==> flow/design.v <==
`timescale 1ns / 1ps
module fixed_point_linear #(
    parameter INTEGER_W = 16,
    parameter FRACTIONAL_W = 16,
    parameter VALUE_OG_WIDTH = INTEGER_W + FRACTIONAL_W,
    parameter K_WIDTH = 32,  
    parameter B_WIDTH = INTEGER_W + FRACTIONAL_W,
    parameter VALUE_OUT_WIDTH = INTEGER_W + FRACTIONAL_W,
    parameter MULT_RESULT_WIDTH = VALUE_OG_WIDTH + K_WIDTH
) (
    input  logic clk,
    input  logic rst_n,
    input  logic signed [VALUE_OG_WIDTH-1:0] value_og,
    input  logic signed [K_WIDTH-1:0] k,
    input  logic signed [B_WIDTH-1:0] b,
    input  logic                      valid_i,
    output logic                      ready_o,
    input  logic                      ready_i,
    output logic                      valid_o,
    output logic signed [VALUE_OUT_WIDTH-1:0] value_out
);
    logic signed [VALUE_OG_WIDTH-1:0] value_og_reg;
    logic signed [K_WIDTH-1:0] k_reg;
    logic signed [B_WIDTH-1:0] b_reg;
    logic signed [MULT_RESULT_WIDTH-1:0] multiplication_reg;
    logic signed [MULT_RESULT_WIDTH-1:0] scaled_mult_reg;
    logic signed [VALUE_OUT_WIDTH-1:0] value_out_reg;
    logic valid_stage1, valid_stage2, valid_stage3, valid_stage4;
    logic signed [MULT_RESULT_WIDTH-1:0] multiplication;
    logic signed [MULT_RESULT_WIDTH-1:0] scaled_mult;
    logic signed [MULT_RESULT_WIDTH-1:0] addition;
    logic signed [VALUE_OUT_WIDTH-1:0] max_positive;
    logic signed [VALUE_OUT_WIDTH-1:0] max_negative;
    assign ready_o = ~valid_stage1 || (valid_stage1 && ready_i);
    always_ff @(posedge clk) begin
        if (!rst_n) begin
            value_og_reg <= '0;
            k_reg <= '0;
            b_reg <= '0;
            valid_stage1 <= 1'b0;
        end else begin
            if (ready_o) begin  
                value_og_reg <= value_og;
                k_reg <= k;
                b_reg <= b;
                valid_stage1 <= valid_i;
            end
        end
    end
    always_ff @(posedge clk) begin
        if (!rst_n) begin
            multiplication_reg <= '0;
            valid_stage2 <= 1'b0;
        end else begin
            if (valid_stage1) begin  
                multiplication_reg <= value_og_reg * k_reg;
                valid_stage2 <= valid_stage1;
            end else begin
                valid_stage2 <= 1'b0;
            end
        end
    end
    assign multiplication = multiplication_reg;
    always_ff @(posedge clk) begin
        if (!rst_n) begin
            scaled_mult_reg <= '0;
            valid_stage3 <= 1'b0;
        end else begin
            if (valid_stage2) begin  
                scaled_mult_reg <= multiplication >>> FRACTIONAL_W;  
                valid_stage3 <= valid_stage2;
            end else begin
                valid_stage3 <= 1'b0;
            end
        end
    end
    assign scaled_mult = scaled_mult_reg;
    always_ff @(posedge clk) begin
        if (!rst_n) begin
            value_out_reg <= '0;
            valid_stage4 <= 1'b0;
        end else begin
            if (valid_stage3) begin  
                addition = scaled_mult + {{(MULT_RESULT_WIDTH-B_WIDTH){b_reg[B_WIDTH-1]}}, b_reg};
                max_positive = (1 << (VALUE_OUT_WIDTH-1)) - 1;   
                max_negative = -(1 << (VALUE_OUT_WIDTH-1));      
                if ($signed(addition) > $signed(max_positive)) begin
                    value_out_reg <= max_positive;
                end else if ($signed(addition) < $signed(1'b0)) begin
                    value_out_reg <= 0;
                end else begin
                    value_out_reg <= addition[VALUE_OUT_WIDTH-1:0];
                end
                valid_stage4 <= valid_stage3;
            end else begin
                valid_stage4 <= 1'b0;
            end
        end
    end
    always_ff @(posedge clk) begin
        if (!rst_n) begin
            valid_o <= 1'b0;
            value_out <= '0;
        end else begin
            if (ready_i) begin  
                valid_o <= valid_stage4;
                value_out <= value_out_reg;
            end
        end
    end
endmodule
`timescale 1ns / 1ps
module fifo #(
    parameter DATA_WIDTH = 32,
    parameter DEPTH = 16,
    parameter START_NUMBER = 0
)(
    input  logic clk,
    input  logic reset_n,
    output  logic [DATA_WIDTH-1:0] s_axis_tdata,
    output  logic s_axis_tvalid,
    input logic s_axis_tready,
    input logic [DATA_WIDTH-1:0] m_axis_tdata,
    input logic m_axis_tvalid,
    output  logic m_axis_tready
);
    logic [DATA_WIDTH-1:0] mem [0:DEPTH-1];
    logic [$clog2(DEPTH)-1:0] wr_ptr;
    logic [$clog2(DEPTH)-1:0] rd_ptr;
    logic [$clog2(DEPTH):0] count;
    logic full, empty;
    assign full = (count == DEPTH);
    assign empty = (count == 0);
    assign m_axis_tready = !full;  
    assign s_axis_tvalid = (!empty);
    always_ff @(posedge clk or negedge reset_n) begin
        if (!reset_n) begin
            wr_ptr <= 0;
            rd_ptr <= 0;
            count <= START_NUMBER;
            s_axis_tdata <= 0;
        end else begin
            if (m_axis_tvalid && m_axis_tready) begin
                mem[wr_ptr] <= m_axis_tdata;
                wr_ptr <= (wr_ptr == DEPTH-1) ? 0 : wr_ptr + 1;
            end
            if (s_axis_tvalid && s_axis_tready ) begin
                s_axis_tdata <= mem[rd_ptr];
                rd_ptr <= (rd_ptr == DEPTH-1) ? 0 : rd_ptr + 1;
            end
            case ({m_axis_tvalid && m_axis_tready, s_axis_tvalid && s_axis_tready})
                2'b01: count <= count - 1;   
                2'b10: count <= count + 1;   
                2'b11: count <= count;       
                default: ;                   
            endcase
        end
    end
endmodule
`timescale 1ns / 1ps
module parallel_DAC #(     
    parameter FIFO_DEPTH = 4,
    parameter DATA_WIDTH = 32,
    parameter START_NUMBER = 4       
)(
    input logic      in_clk,
    input logic      in_reset,
    input logic      in_sdo, 
    input logic [DATA_WIDTH-1:0] in_data,
    input logic      valid, 
    output logic      ready,
    output logic     out_sclk,
    output logic     out_ss,
    output logic     out_sdio,
    output logic     out_busy,
    output logic        sel_1_0,
    output logic        sel_1_1,
    output logic        sel_2_0,
    output logic        sel_2_1,
    output logic        AS2_r,
    output logic [15:0] out_data
);
    logic      in_start;
    logic [5:0] timer;
    logic sclk, sclk_buf;
    logic sdio, ss, busy;
    logic [15:0] dout;
    logic [7:0] counter_data;
    logic [3:0] timer_sclk;
    logic [5:0] timer_delay;
    logic [15:0] data;
    logic sclk_pos; assign sclk_pos = ~sclk_buf & sclk;
    logic sclk_neg; assign sclk_neg = ~sclk & sclk_buf;
    logic     data_went;
    assign data [15:0] = in_data[15:0];
    assign out_sdio = sdio;
    assign out_sclk = sclk;
    assign out_ss = ss;
    assign out_busy = busy;
    logic [2:0] sel_r;
    logic block;
    always_ff @(posedge in_clk or negedge in_reset) begin
        if(!in_reset) begin
            timer_sclk <= 4'd0;
        end else begin
            timer_sclk <= (in_start && (timer_sclk < 4'd5)) ? 
                         timer_sclk + 1 : 4'd0;
        end
    end
    always_ff @(posedge in_clk or negedge in_reset) begin
        if(!in_reset) begin
            in_start <= 'd0;
        end else if (valid && ready ) begin
            in_start <= 1'b1;
        end else if (timer_delay == 6'd30 )
            in_start <= 'd0;
    end
    always_ff @(posedge in_clk or negedge in_reset) begin
        if(!in_reset) begin
            out_data <= 'd0;
        end else if (in_start) begin
            if (timer_delay == 6'd29) begin
                out_data <= data;
            end 
        end
    end
    always_ff @(posedge in_clk or negedge in_reset) begin
        if(!in_reset) begin
            sclk <= 1'b1;
        end else begin
            if(in_start) begin
                if(timer_sclk == 4'd4 && counter_data != 8'd16) 
                    sclk <= ~sclk;
                else if(counter_data == 8'd16) 
                    sclk <= 1'b1;
            end else begin
                sclk <= 1'b1;
            end
        end
    end
    always_ff @(posedge in_clk or negedge in_reset) begin
        if(!in_reset) begin
            sclk_buf <= 1'b1;
        end else begin
            sclk_buf <= sclk;
        end
    end
    always_ff @(posedge in_clk or negedge in_reset) begin
        if(!in_reset) begin
            counter_data <= 8'd0;
        end else begin
            if(in_start) begin
                if(sclk_pos && (counter_data < 8'd16)) 
                    counter_data <= counter_data + 1;
                else if( !in_start)
                    counter_data <= 8'd0;
            end else begin
                counter_data <= 8'd0;
            end
        end
    end
    always_ff @(posedge in_clk or negedge in_reset) begin
        if(!in_reset) begin
            dout <= 16'd0;
            block <= 0;
        end else begin
            if(in_start && !block) begin
                if(counter_data == 8'd0) begin
                    dout <= in_data[31:16];
                end else if((counter_data > 0) && (counter_data < 16) && sclk_neg) begin
                    dout <= {dout[14:0], 1'b0};
                end else if(counter_data == 16)
                 block <= 1'b1;   
            end else if (!in_start) begin
                block <= 1'b0;
            end
        end
    end
        always_comb begin
        if(!in_reset) begin
            ready <= 1'b0;
        end else begin
            if (valid && !in_start) begin
                ready <= 1'b1;
            end else  begin
                ready <= 1'b0;
            end
        end
    end
    always_ff @(posedge in_clk or negedge in_reset) begin
        if(!in_reset) begin
            sdio <= 1'b0;
        end else begin
            sdio <= (in_start) ? dout[15] : 1'b0;
        end
    end
    always_ff @(posedge in_clk or negedge in_reset) begin
        if(!in_reset) begin
            timer_delay <= 6'd0;
        end else begin
            if(in_start) begin
                if((counter_data == 8'd16) && (timer_delay < 6'd30)) 
                    timer_delay <= timer_delay + 1;
                else if(counter_data != 8'd16) 
                    timer_delay <= 6'd0;
            end else begin
                timer_delay <= 6'd0;
            end
        end
    end
    always_ff @(posedge in_clk or negedge in_reset) begin
        if(!in_reset) begin
            ss <= 1'b1;
        end else begin
            ss <= (busy) ? 1'b0 : 1'b1;
        end
    end
    always_ff @(posedge in_clk or negedge in_reset) begin
        if(!in_reset) begin
            busy <= 1'b0;
            data_went <= 1'b0; 
        end else begin
            if( in_start) begin
                busy <= (timer_delay != 6'd30);          
                data_went <= (timer_delay == 6'd29); 
            end else begin
                busy <= 1'b0;
            end
        end
    end
     always_ff @(posedge in_clk) begin
    if (!in_reset) begin
        sel_r <= 'b0;
        AS2_r <= 1'b0;
    end else if (data_went) begin
            sel_r<=sel_r + 1'b1;
       end else if(sel_r == 3'b010) begin
            AS2_r <= 1'b1;
        end else if(sel_r == 3'b100) begin
            sel_r <= 'b0;
            AS2_r <= 1'b0;
        end
end
assign sel_1_0 = (sel_r == 3'b001);
assign sel_1_1 = (sel_r == 3'b010);
assign sel_2_0 = (sel_r == 3'b011);
assign sel_2_1 = (sel_r == 3'b100);
endmodule
`timescale 1ns / 1ps
module top#(       
    parameter FIFO_DEPTH = 16,
    parameter DATA_WIDTH = 32,
    parameter START_NUMBER = 0    
)(
    input  logic        GCLK,
    input  logic        OTG_RESETN,
    input  logic [DATA_WIDTH-1:0] wdatax,
    input  logic [DATA_WIDTH-1:0] wdatay,
    input  logic        validx,
    input  logic        validy,
    input  logic [DATA_WIDTH-1:0] kx_u,
    input  logic [DATA_WIDTH-1:0] bx_u,
    input  logic [DATA_WIDTH-1:0] kx_c,
    input  logic [DATA_WIDTH-1:0] bx_c,
    input  logic [DATA_WIDTH-1:0] ky_u,
    input  logic [DATA_WIDTH-1:0] by_u,
    input  logic [DATA_WIDTH-1:0] ky_c,
    input  logic [DATA_WIDTH-1:0] by_c,
    output logic        sel_1_0,
    output logic        sel_1_1,
    output logic        sel_2_0,
    output logic        sel_2_1,
    output logic        AS2_r,
    output  logic       wready,
    output logic        JB1,
    output logic        JB2,
    output logic        JB3,
    output logic        JB4,
    output logic        JB7,
    output logic        JB8,
    output logic        JB9,
    output logic        JB10,
    output logic        JA1,
    output logic        JA2,
    output logic        JA3,
    output logic        JA4,
    output logic        JA7,
    output logic        JA8,
    output logic        JA9,
    output logic        JA10,
    output logic        JC1_N,
    output logic        JC1_P,
        input logic        JC2_N,
    output logic        JC2_P,
    output logic        JC3_P
);
 assign JC1_P = 1'b0;
 logic [31:0]  in_data;
 logic  in_valid;
 logic in_ready;
    logic                  u_ready;
    logic                  u_valid;
    logic [DATA_WIDTH-1:0] u_data;
    logic                  c_ready;
    logic                  c_valid;
    logic [DATA_WIDTH-1:0] c_data;  
    logic [DATA_WIDTH-1:0] k_u;
    logic [DATA_WIDTH-1:0] b_u;
    logic [DATA_WIDTH-1:0] k_c;
    logic [DATA_WIDTH-1:0] b_c;
    logic [DATA_WIDTH-1:0] wdata;
    logic  wvalid;
    logic  store_valid;
    logic  done; 
always_ff @(posedge GCLK or negedge OTG_RESETN) begin
    if (!OTG_RESETN) begin
        store_valid <= 1'b0;
        done<= 1'b0;
    end else begin
        if (validx && validy) begin
            store_valid <= validy;
            done <= validy;
        end else if (!validx && !validy && u_valid) begin
            done <= store_valid;
            store_valid <=1'b0;
        end
    end
end
always_ff @(posedge GCLK or negedge OTG_RESETN) begin
        if (!OTG_RESETN) begin
        wdata <= '0;
        k_u <= '0;
        b_u <= '0;
        k_c <= '0;
        b_c <= '0;
        wvalid <= 1'b0;
    end else if (validx) begin
        wdata <= wdatax;
        k_u <= kx_u;
        b_u <= bx_u;
        wvalid <= validx;
    end else if (u_valid) begin
        if (store_valid) begin
            wdata <= wdatay;
            k_u <= ky_u;
            b_u <= by_u;
            k_c <= kx_c;
            b_c <= bx_c;
            wvalid <= u_valid;
        end else if (done) begin
            k_c <= ky_c;
            b_c <= by_c;
        end
    end else begin
        wdata <= '0;
        wvalid <= 1'b0;
    end
end
parallel_DAC #(
    .FIFO_DEPTH(FIFO_DEPTH),
    .DATA_WIDTH(DATA_WIDTH),
    .START_NUMBER(START_NUMBER)
)dac_inst (
    .in_clk(GCLK),
    .in_reset(OTG_RESETN),
    .in_sdo(JC2_N), 
    .in_data(in_data),
    .out_sclk(JC2_P),
    .out_ss(JC1_N),
    .out_sdio(JC3_P),
    .out_busy(),
    .AS2_r(AS2_r),
    .valid(in_valid), 
    .sel_1_0(sel_1_0),
    .sel_1_1(sel_1_1),
    .sel_2_0(sel_2_0),
    .sel_2_1(sel_2_1),
    .ready(in_ready),
    .out_data({JA1,JA2,JA3,JA4,JA7,JA8,JA9,JA10,JB1,JB2,JB3,JB4,JB7,JB8,JB9,JB10})
);
    fifo #(
        .DATA_WIDTH(DATA_WIDTH),
        .DEPTH(FIFO_DEPTH)
    ) fifo_inst (
        .clk(GCLK),
        .reset_n(OTG_RESETN),
        .s_axis_tdata(in_data),
        .s_axis_tvalid(in_valid),
        .s_axis_tready(in_ready),
        .m_axis_tdata({wdata[31:16],c_data[31:16]}),
        .m_axis_tvalid(c_valid),
        .m_axis_tready(c_ready)
    );
fixed_point_linear mult_u (
    .clk(GCLK),
    .rst_n(OTG_RESETN),
    .value_og({wdata[15:0],16'b0}),
    .k(k_u),
    .b(b_u),
    .valid_i(wvalid),
    .ready_o(wready),
    .ready_i(u_ready),
    .valid_o(u_valid),
    .value_out(u_data)
);
fixed_point_linear mult_code (
    .clk(GCLK),
    .rst_n(OTG_RESETN),
    .value_og(u_data),
    .k(k_c),
    .b(b_c),
    .valid_i(u_valid),
    .ready_o(u_ready),
    .ready_i(c_ready),
    .valid_o(c_valid),
    .value_out(c_data)
);
endmodule
Step by step through the tools: top
What the tools print for top, step after step.
Line numbers count from 1 in the design file above.
Operators: Yosys type, input widths -> output width; for muxes data width and select width s.
Cell names lack the library's common part.
A cell with -- has no value.

design
  design top = top
  clock port = GCLK
  standard-cell library = sky130hd
  library corner = tt_025C_1v80

Word level
Source: Yosys, flattened and elaborated. Widths are those after wreduce. Registers that Yosys merges into a memory's read port (data or address) are not register bits. Print and check cells do not count.

cells by class
  add/sub/neg operators = 10
  reduce/logical cells = 59
  muxes and demuxes = 61
  order comparisons = 9
  equal/unequal tests = 52
  bitwise operators = 8
  multiply operators = 2

operators by type and width
  operator              number
  $mul 32x32->64        1
  $mul 16x32->48        1
  $mux 32               17
  $pmux 32 s16          1
  $lt 64x1->1 const B   2
  $gt 64x32->1 const B  2
  $add 48x32->49        2
  $eq 4x4->1 const B    16
  $reduce_and 3->1      17
  $eq 4x3->1 const B    9
  $mux 16               2
  $mux 1                29
  $reduce_bool 2->1     9
  $mux 6                3
  $eq 4x2->1 const B    4
  $lt 8x5->1 const B    2
  $mux 8                2
  $logic_and 1x1->1     15
  $add 4x1->4 const B   3
  $eq 6x5->1 const B    2
  $mux 4                3
  $reduce_and 2->1      5
  $pmux 5 s2            1
  $ne 3x3->1 const B    3
  $mux 3                3
  $ne 2x2->1 const B    4
  $eq 4x1->1 const B    2
  $logic_not 4->1       2

Not listed: further kinds 25, cells in them 39.

storage and ports
  cells after elaboration = 268
  register bits after elaboration = 1320
  output and inout port bits = 26

Logic depth
Longest topological path by Yosys (ltp), each cell counted once; first at word level (registers and memories cut), then after technology mapping (sequential cells cut; the memories' decode and read muxes count).

depth
  word-level depth = 8
  ABC_AREA = 0
  mapped depth = 30
  gate-level depth less buffers = 29

After synthesis
The flow's flattened synthesis, as Yosys stat reports it; memories are mapped. The netlist is that of the ABC_AREA named above (0 if unset); the other value can give another one.
Totals and module areas in this step are rounded.

synthesis totals
  cell count = 10311
  area of sequential cells = 31600 µm²
  flip-flops = 1256
  mapped area = 104400 µm²
  buffers = 591

cells by type
  cell      number  total area (µm²)
  fa_1      1570    3.14E+04
  edfxtp_1  512     1.54E+04
  dfxtp_1   478     9.57E+03
  dfrtp_1   263     6.58E+03
  nand2_1   1510    5.67E+03
  inv_1     1479    5.55E+03
  ha_1      415     5192.48
  and2_1    727     4.55E+03
  mux2i_1   346     3.46E+03
  a21oi_1   514     2.57E+03
  clkbuf_1  547     2.05E+03
  o21ai_0   300     1501.44
  nor2_1    354     1.33E+03
  a22oi_1   163     1.22E+03
  xnor2_1   123     1.08E+03
  a21o_1    95      713.184
  xor2_1    64      560.538
  nand4_1   79      494.224

Not listed: further types 75, cells in them 772.
By module: a second synthesis without flattening, with its own total; a netlist apart from the flattened one above.

unflattened totals
  cell total of the unflattened synthesis = 12527
  area total of the unflattened synthesis = 126600 µm²

Rows give one instance, submodules left out.

by module
  module              area (µm²)  cells  sequential area (µm²)  instances
  fixed_point_linear  47090       5142   5225                   2
  fifo                21600       1340   16500                  1
  top                 7941        639    4079                   1
  parallel_DAC        2912        264    1535                   1

Path before layout
OpenSTA on the mapped netlist: ideal clock, no wires. The path of least setup slack (recovery checks aside). Input and output delay are each 20% of the period. Register names are those of the netlist, which keeps one name where synthesis merged equal registers.

timing path post-synthesis
  path kind = reg-to-reg
  start = register mult_code.k_reg[2]
  end = register mult_code.multiplication_reg[60]
  setup slack = 2.197 ns
  library setup time = 0.124 ns
  path delay = 7.803 ns
  period = 10.0 ns
  data required time = 9.876 ns
  data arrival time = 7.679 ns
  stages on the path = 27
  launch time at the first pin = 0.000 ns
  synthesis period reached = 7.803 ns

"path delay" is the arrival time less input delay plus setup time.
"stages on the path": output pins that drive a net of the path, with the launching flip-flop's if there is one; two outputs of one cell count as two.
"synthesis period reached" = period - worst setup slack (recovery checks aside). The figure is calculated, with input and output delays left at 20% of the set period.
Between the ends stands the longest chain of elaborated cells between them, by number of cells; it is not shown to be the way that was timed. Of several equally long chains one is given.
A line is the first line of the expression or statement that the cell stems from. Yosys adds cells for indexed reads and writes and turns some case tables into memories.

between the ends, post-synthesis
  path through = dfxtp_1 -> clkbuf_1 -> nand2_1 -> inv_1 -> fa_1 -> fa_1 -> fa_1 -> fa_1 -> inv_1 -> fa_1 -> inv_1 -> fa_1 -> inv_1 -> fa_1 -> inv_1 -> fa_1 -> ha_1 -> a21o_1 -> a21oi_1 -> and3_1 -> o211ai_1 -> a41oi_1 -> nand3b_1 -> o21ai_0 -> a21o_1 -> a211oi_1 -> o31ai_1
  cells in the longest elaborated chain = 1
  elaborated cells on any way between the ends = 1
  those cells by class = 1 x mul

ends and longest elaborated chain, post-synthesis
  what            line  text
  from (decl)     23    logic signed [K_WIDTH-1:0] k_reg;
  from (assign)   38    k_reg <= '0;
  from (assign)   44    k_reg <= k;
  $mul 32x32->64  56    multiplication_reg <= value_og_reg * k_reg;
  to (assign)     52    multiplication_reg <= '0;
  to (assign)     56
  to (decl)       25    logic signed [MULT_RESULT_WIDTH-1:0] multiplication_reg;

Timing after layout
From the final timing report of job 1: the path of least setup slack in the routed layout; clock arrival at registers is part of the times.

timing path after layout
  path kind = reg-to-reg
  start = register mult_code.value_og_reg[11]
  end = register mult_code.multiplication_reg[54]
  data required time = 12.44 ns
  stages on the path = 27
  setup slack = 1.34 ns
  launch time at the first pin = 0.78 ns
  library setup time = 0.10 ns
  data arrival time = 11.10 ns
  period = 11.8 ns

Between the ends stands the longest chain of elaborated cells between them, by number of cells; it is not shown to be the way that was timed. Of several equally long chains one is given.

between the ends, after layout
  path through = dfxtp_1 -> clkbuf_1 -> and2_1 -> fa_1 -> fa_1 -> fa_1 -> inv_1 -> fa_1 -> inv_1 -> fa_1 -> inv_1 -> fa_1 -> inv_1 -> fa_1 -> fa_1 -> ha_1 -> nand4_1 -> a21oi_1 -> nor3_1 -> a21boi_1 -> o2111ai_1 -> a211oi_1 -> a211oi_1 -> o21ai_1 -> and2_1 -> or3_1 -> a32o_1
  cells in the longest elaborated chain = 1
  elaborated cells on any way between the ends = 1
  those cells by class = 1 x mul

ends and longest elaborated chain, after layout
  what            line  text
  from (decl)     22    logic signed [VALUE_OG_WIDTH-1:0] value_og_reg;
  from (assign)   37    value_og_reg <= '0;
  from (assign)   43    value_og_reg <= value_og;
  $mul 32x32->64  56    multiplication_reg <= value_og_reg * k_reg;
  to (assign)     52    multiplication_reg <= '0;
  to (assign)     56
  to (decl)       25    logic signed [MULT_RESULT_WIDTH-1:0] multiplication_reg;

Memo
Re: implementation data of top

Measured data: module top, platform sky130hd, 4 stored runs of the flow under differing settings, order arbitrary. Input and output delays are each 20% of the period that was set; the output load is 0.01 pF.
"achieved period" means the clock period less the worst setup slack. The figure is calculated, with input and output delays left at 20% of the set period.
By "critical path time" is meant the share of the clock period that the worst setup path is allowed (20% is reserved at inputs, 20% at outputs), minus its slack. Clock arrival times at its registers enter into it.
"overall power": no workload was simulated; the value follows from the tool's default switching activity.
Results are given in rounded form.
A setting shown as . is not set for that run.

name                                       job 1       job 2       job 3       job 4
CAP_MARGIN                                 25          20          35          20
CORE_ASPECT_RATIO                          0.67        .           .           .
CORE_UTILIZATION                           63          39          43          40
GPL_ROUTABILITY_DRIVEN                     1           .           .           .
GPL_TIMING_DRIVEN                          0           .           .           .
MAX_ROUTING_LAYER                          met5        .           .           .
PLACE_DENSITY_LB_ADDON                     0.28        .           0.15        .
SLEW_MARGIN                                5           20          5           20
period_ns                                  11.8        9.53        16.0        9.53
CORE_MARGIN                                2           2           6           2
PLACE_DENSITY                              .           0.6         .           0.6
CELL_PAD_IN_SITES_DETAIL_PLACEMENT         .           .           2           .
CELL_PAD_IN_SITES_GLOBAL_PLACEMENT         .           .           2           .
CTS_CLUSTER_DIAMETER                       .           .           242         .
CTS_CLUSTER_SIZE                           .           .           10          .
MIN_ROUTING_LAYER                          .           .           met2        .
SETUP_SLACK_MARGIN                         .           .           1.69        2.58
std-cell area (final layout) (µm²)         116400      117000      116000      120200
synthesized cell area (µm²)                104400      104400      104400      104400
achieved period (ns)                       10.464      9.072       10.361      7.821
utilization after layout (%)               70.6        44.0        48.1        46.3
setup slack of the worst path (ns)         1.336       0.458       5.639       1.709
post-route setup TNS (ns)                  0.000       0.000       0.000       0.000
area of the die (µm²)                      169000      271800      254700      265100
overall power (W)                          0.01264     0.01583     0.009786    0.01581
critical path time (ns)                    10.46       9.07        10.36       7.82
class of the worst setup path              reg-to-reg  reg-to-reg  reg-to-reg  reg-to-reg
worst hold slack in the final report (ns)  0.373       0.348       0.410       0.354
